==> flow/design.v <==
`timescale 1ns / 1ps
module magnitude_wrapper(
	input aclk,
	input aresetn,
	input s_i_data_valid,
	output reg s_o_data_ready,
	input [31:0] s_i_data,
	output reg m_o_data_valid,
	input m_i_data_ready,
	output reg [31:0] m_o_data
    );
	reg [31:0] o_data_temp;
	reg [15:0] data_real;
	reg [15:0] data_imag;
	reg start_calc;
	reg ack_calc;
	wire [15:0] in_real = s_i_data[15:0];
	wire [15:0] in_imag = s_i_data[31:16];
	always @ (posedge aclk)
		begin
			if (aresetn == 0) begin
				s_o_data_ready <= 1'b0;
				start_calc <= 1'b0;
			end
			if (ack_calc == 1'b1) begin
				start_calc <= 0;
			end
			if ( (s_i_data_valid == 1'b1) && (ack_calc == 0)) begin
				if (in_real[15] == 1'b1)
					data_real <= ~in_real + 16'd1;
				else
					data_real <= in_real;
				if (in_imag[15] == 1'b1)
					data_imag <= ~in_imag + 16'd1;
				else
					data_imag <= in_imag;
				s_o_data_ready <= 1;
				start_calc <= 1'b1;
			end
		end
	always @ (posedge aclk)
		begin
			if (aresetn == 0) begin
				ack_calc <= 0;
			end
			if (start_calc == 1'b1) begin
				ack_calc <= 1;
				o_data_temp <= data_real*data_real + data_imag*data_imag;
			end
			else begin
				ack_calc <= 0;
			end
		end
	always @ (posedge aclk)
		begin
			if (aresetn == 0) begin
				m_o_data_valid <= 1'b0;
			end
			if (m_i_data_ready == 1'b1) begin
				if (ack_calc == 0) begin
					m_o_data_valid <= 1'b0;
				end
				else begin
					m_o_data_valid <= 1'b1;
					m_o_data <= o_data_temp;
				end
			end
		end
endmodule
======== Reports on magnitude_wrapper ========
The steps from the RTL of magnitude_wrapper to its reports follow in flow order.
Line numbers count from 1 in the design file above.
The mark n/a stands for no value.
inputs
  design top .............................. magnitude_wrapper
  clock ................................... aclk
  library ................................. sky130hd
  library corner .......................... tt_025C_1v80

======== Word level ========
Counts by Yosys on the flattened word-level netlist (proc, flatten, opt, wreduce; memories kept). Register bits leave out memories and registers merged into their read ports (data or address). Print and check cells are left out. Cells with the same type and inputs are merged into one.
storage and ports
  register bits ........................... 100
  input bits .............................. 36
  output and inout bits ................... 34
  cells after elaboration ................. 29
operators by class
  add/sub/neg operators ................... 3
  multipliers ............................. 2
  equality and inequality tests ........... 2
  mux-type cells .......................... 7
  bitwise operators ....................... 3
  reductions and logical operators ........ 2
operators with widths
  operator                                                          number
  16-bit by 16-bit multiplier with 32-bit output                    2
  16-bit by 1-bit adder with 16-bit output with constant B          2
  16-bit inverter                                                   2
  32-bit adder                                                      1
  15-bit 2-to-1 mux                                                 2
  1-bit 2-to-1 mux                                                  5
  2-bit by 1-bit inequality test with 1-bit output with constant B  2
  2-bit AND reduction                                               1
  1-bit logical AND                                                 1
  1-bit inverter                                                    1

======== Longest topological paths ========
Depth = most cells in a row (Yosys ltp): at word level without a register or memory, in the mapped netlist without a sequential cell, where the memories' decode and read muxes count.
depth
  depth in word-level cells ............... 3
  ABC_AREA ................................ 0
  depth in mapped cells ................... 27
  mapped depth without buffers ............ 24

======== Netlist ========
The flow's flattened synthesis, as Yosys stat reports it; memories are mapped. The netlist is that of the ABC_AREA named above (0 if unset); the other value can give another one.
The area totals of this step are shown rounded.
cell types
  cell                       number  total area (um^2)
  sky130_fd_sc_hd__fa_1      384     7.69E+03
  sky130_fd_sc_hd__edfxtp_1  97      2.91E+03
  sky130_fd_sc_hd__ha_1      195     2439.84
  sky130_fd_sc_hd__inv_1     515     1.93E+03
  sky130_fd_sc_hd__and2_1    127     794.512
  sky130_fd_sc_hd__nand2_1   133     499.229
  sky130_fd_sc_hd__xnor2_1   47      411.645
  sky130_fd_sc_hd__clkbuf_1  45      168.912
  sky130_fd_sc_hd__xor2_1    18      157.651
  sky130_fd_sc_hd__a21o_1    18      135.13
  sky130_fd_sc_hd__nor2_1    36      135.13
  sky130_fd_sc_hd__o21ai_0   25      125.12
  sky130_fd_sc_hd__a21oi_1   20      100.096
  sky130_fd_sc_hd__nor2b_1   10      62.56
  sky130_fd_sc_hd__dfxtp_1   3       60.058
  sky130_fd_sc_hd__o31ai_1   8       60.058
  sky130_fd_sc_hd__a211oi_1  7       52.55
  sky130_fd_sc_hd__nor3_1    10      50.048
Other cell types: 41; their cells: 93.
mapped netlist
  mapped cells ............................ 1791
  synthesis area .......................... 18540 um^2
  sequential area ......................... 2973 um^2
  flip-flop cells ......................... 100
  buffers ................................. 47

======== Path before layout ========
OpenSTA on the mapped netlist: ideal clock, no wires. The path of least setup slack (recovery checks aside). Input and output delay are each 20% of the period. Register names are those of the netlist, which keeps one name where synthesis merged equal registers.
timing path after synthesis
  kind .................................... flip-flop to flip-flop
  from .................................... register data_real[4]
  to ...................................... register o_data_temp[30]
  period .................................. 10000 ps
  setup time .............................. 261 ps
  time at the first pin ................... 0 ps
  arrival ................................. 6777 ps
  required time ........................... 9739 ps
  setup slack ............................. 2962 ps
  path delay .............................. 7038 ps
  stages on the path ...................... 22
  path buffers ............................ 1
  synthesis period reached ................ 7038 ps
"path delay" = arrival - input delay + setup time.
"stages on the path": output pins that drive a net of the path, with the launching flip-flop's if there is one; two outputs of one cell count as two.
"synthesis period reached" = period - worst setup slack (recovery checks aside). The figure is calculated, with input and output delays left at 20% of the set period.
Between the ends stands the longest chain of elaborated cells between them, by number of cells; it is not shown to be the way that was timed. Of several equally long chains one is given.
A line is the first line of the expression or statement that the cell stems from. Yosys adds cells for indexed reads and writes and turns some case tables into memories.
between the ends, after synthesis
  cells stage by stage .................... sky130_fd_sc_hd__edfxtp_1 > sky130_fd_sc_hd__clkbuf_1 > sky130_fd_sc_hd__nand2_1 > sky130_fd_sc_hd__fa_1 > sky130_fd_sc_hd__inv_1 > sky130_fd_sc_hd__fa_1 > sky130_fd_sc_hd__inv_1 > sky130_fd_sc_hd__fa_1 > sky130_fd_sc_hd__fa_1 > sky130_fd_sc_hd__inv_1 > sky130_fd_sc_hd__fa_1 > sky130_fd_sc_hd__fa_1 > sky130_fd_sc_hd__fa_1 > sky130_fd_sc_hd__fa_1 > sky130_fd_sc_hd__ha_1 > sky130_fd_sc_hd__and4_4 > sky130_fd_sc_hd__and2_4 > sky130_fd_sc_hd__nand3_4 > sky130_fd_sc_hd__a2111o_1 > sky130_fd_sc_hd__a21o_1 > sky130_fd_sc_hd__and4_4 > sky130_fd_sc_hd__a311o_1
  length of the longest elaborated chain .. 2
  elaborated cells between the ends (all ways) .. 2
  RTL lines with such cells ............... 1
  those cells by class .................... add/sub (1); mul (1)
ends and longest elaborated chain, after synthesis
  element                                         line  RTL
  start: declaration                              13    reg [15:0] data_real;
  start: assignment                               30    data_real <= ~in_real + 16'd1;
  start: assignment                               32    data_real <= in_real;
  16-bit by 16-bit multiplier with 32-bit output  48    o_data_temp <= data_real*data_real + data_imag*data_imag;
  32-bit adder                                    48
  end: assignment                                 48
  end: declaration                                12    reg [31:0] o_data_temp;

======== Path in the finished layout ========
Path of least setup slack in the final report of run 1 (OpenROAD, finished layout, wires in). Where an end is a register, its clock arrival counts in the times.
The path's times are printed in steps of 10 ps; the period is the one set.
timing path after layout
  kind .................................... flip-flop to flip-flop
  from .................................... register data_real[4]
  to ...................................... register o_data_temp[31]
  period .................................. 11200 ps
  setup time .............................. 260 ps
  time at the first pin ................... 390 ps
  arrival ................................. 8330 ps
  required time ........................... 11330 ps
  setup slack ............................. 3000 ps
  stages on the path ...................... 22
  path buffers ............................ 0
Between the ends stands the longest chain of elaborated cells between them, by number of cells; it is not shown to be the way that was timed. Of several equally long chains one is given.
between the ends, after layout
  cells stage by stage .................... sky130_fd_sc_hd__edfxtp_1 > sky130_fd_sc_hd__and2_1 > sky130_fd_sc_hd__inv_1 > sky130_fd_sc_hd__fa_1 > sky130_fd_sc_hd__fa_1 > sky130_fd_sc_hd__inv_1 > sky130_fd_sc_hd__fa_1 > sky130_fd_sc_hd__inv_1 > sky130_fd_sc_hd__fa_1 > sky130_fd_sc_hd__inv_1 > sky130_fd_sc_hd__fa_1 > sky130_fd_sc_hd__fa_1 > sky130_fd_sc_hd__fa_1 > sky130_fd_sc_hd__fa_1 > sky130_fd_sc_hd__ha_1 > sky130_fd_sc_hd__and4_4 > sky130_fd_sc_hd__a31oi_1 > sky130_fd_sc_hd__nor2b_1 > sky130_fd_sc_hd__o41ai_1 > sky130_fd_sc_hd__a31oi_1 > sky130_fd_sc_hd__o21ai_0 > sky130_fd_sc_hd__a211oi_1
  length of the longest elaborated chain .. 2
  elaborated cells between the ends (all ways) .. 2
  RTL lines with such cells ............... 1
  those cells by class .................... add/sub (1); mul (1)
ends and longest elaborated chain, after layout
  element                                         line  RTL
  start: declaration                              13    reg [15:0] data_real;
  start: assignment                               30    data_real <= ~in_real + 16'd1;
  start: assignment                               32    data_real <= in_real;
  16-bit by 16-bit multiplier with 32-bit output  48    o_data_temp <= data_real*data_real + data_imag*data_imag;
  32-bit adder                                    48
  end: assignment                                 48
  end: declaration                                12    reg [31:0] o_data_temp;

--- measured runs ---
Measured data: module magnitude_wrapper, platform sky130hd, 2 stored runs of the flow under differing settings, order arbitrary. Input and output delays are each 20% of the period that was set; the output load is 0.01 pF.
By "achieved clock period" is meant the clock period of the run minus its worst setup slack. This is arithmetic on one report: input and output delays are still those of the set period (20% each).
"time used up by the worst setup path" is the time allowed to the run's worst setup path (the clock period less input and output delay, where it has them) less its slack. Clock arrival times count: a late capture clock shortens it, a late launch clock lengthens it.
"time used up by the worst setup path" is known to 10 ps.
Results are given in rounded form.

======== run 1 ========
==> flow/run.sh <==
#!/bin/bash
# the make line also repeats the synthesis and layout settings of config.mk as NAME=value (left out here)
make -C /OpenROAD-flow-scripts/flow DESIGN_CONFIG=/design/flow/config.mk WORK_HOME=/design/flow/orfs CLKGATE_MAP_FILE= finish
==> flow/config.mk <==
export PLATFORM = sky130hd
export DESIGN_NAME = magnitude_wrapper
export DESIGN_NICKNAME = magnitude_wrapper
export VERILOG_FILES = /design/flow/design.v
export SDC_FILE = /design/flow/constraint.sdc
export NUM_CORES = 4
export LEC_CHECK = 0
export CAP_MARGIN = 20
export CORE_ASPECT_RATIO = 1.32
export CORE_MARGIN = 9
export CORE_UTILIZATION = 17
export CTS_CLUSTER_DIAMETER = 45
export CTS_CLUSTER_SIZE = 35
export GPL_ROUTABILITY_DRIVEN = 0
export GPL_TIMING_DRIVEN = 1
export MAX_ROUTING_LAYER = met4
export MIN_ROUTING_LAYER = met2
export SLEW_MARGIN = 20
export TNS_END_PERCENT = 70
==> flow/constraint.sdc <==
create_clock -name core_clock -period 11.2 [get_ports {aclk}]
set_input_delay 2.2400 -clock core_clock [delete_from_list [all_inputs] [get_ports {aclk}]]
set_output_delay 2.2400 -clock core_clock [all_outputs]
set_load 0.01 [all_outputs]

-------- measured, run 1 --------
  time used up by the worst setup path .... 8200 ps
  worst setup path kind ................... flip-flop to flip-flop
  smallest hold slack ..................... 372 ps
  achieved clock period ................... 8196 ps
  setup slack of the worst path ........... 3004 ps
  Yosys chip area after synthesis ......... 18540 um^2
  summed negative setup slack ............. 0 ps
  utilization ............................. 19.7%
  standard-cell area of the final layout .. 21220 um^2
  die area ................................ 121400 um^2

======== run 2 ========
==> flow/run.sh <==
#!/bin/bash
# the make line also repeats the synthesis and layout settings of config.mk as NAME=value (left out here)
make -C /OpenROAD-flow-scripts/flow DESIGN_CONFIG=/design/flow/config.mk WORK_HOME=/design/flow/orfs CLKGATE_MAP_FILE= finish
==> flow/config.mk <==
export PLATFORM = sky130hd
export DESIGN_NAME = magnitude_wrapper
export DESIGN_NICKNAME = magnitude_wrapper
export VERILOG_FILES = /design/flow/design.v
export SDC_FILE = /design/flow/constraint.sdc
export NUM_CORES = 4
export LEC_CHECK = 0
export CAP_MARGIN = 20
export CORE_ASPECT_RATIO = 1.32
export CORE_MARGIN = 9
export CORE_UTILIZATION = 17
export CTS_CLUSTER_DIAMETER = 97
export GPL_ROUTABILITY_DRIVEN = 0
export GPL_TIMING_DRIVEN = 1
export MAX_ROUTING_LAYER = met4
export MIN_ROUTING_LAYER = met2
export SLEW_MARGIN = 20
export TNS_END_PERCENT = 90
==> flow/constraint.sdc <==
create_clock -name core_clock -period 10.0 [get_ports {aclk}]
set_input_delay 2.0000 -clock core_clock [delete_from_list [all_inputs] [get_ports {aclk}]]
set_output_delay 2.0000 -clock core_clock [all_outputs]
set_load 0.01 [all_outputs]

-------- measured, run 2 --------
  summed negative setup slack ............. 0 ps
  standard-cell area of the final layout .. 21210 um^2
  utilization ............................. 19.7%
  die area ................................ 121400 um^2
  achieved clock period ................... 8138 ps
  smallest hold slack ..................... 372 ps
  time used up by the worst setup path .... 8140 ps
  worst setup path kind ................... flip-flop to flip-flop
  Yosys chip area after synthesis ......... 18540 um^2
  setup slack of the worst path ........... 1862 ps
--- end ---
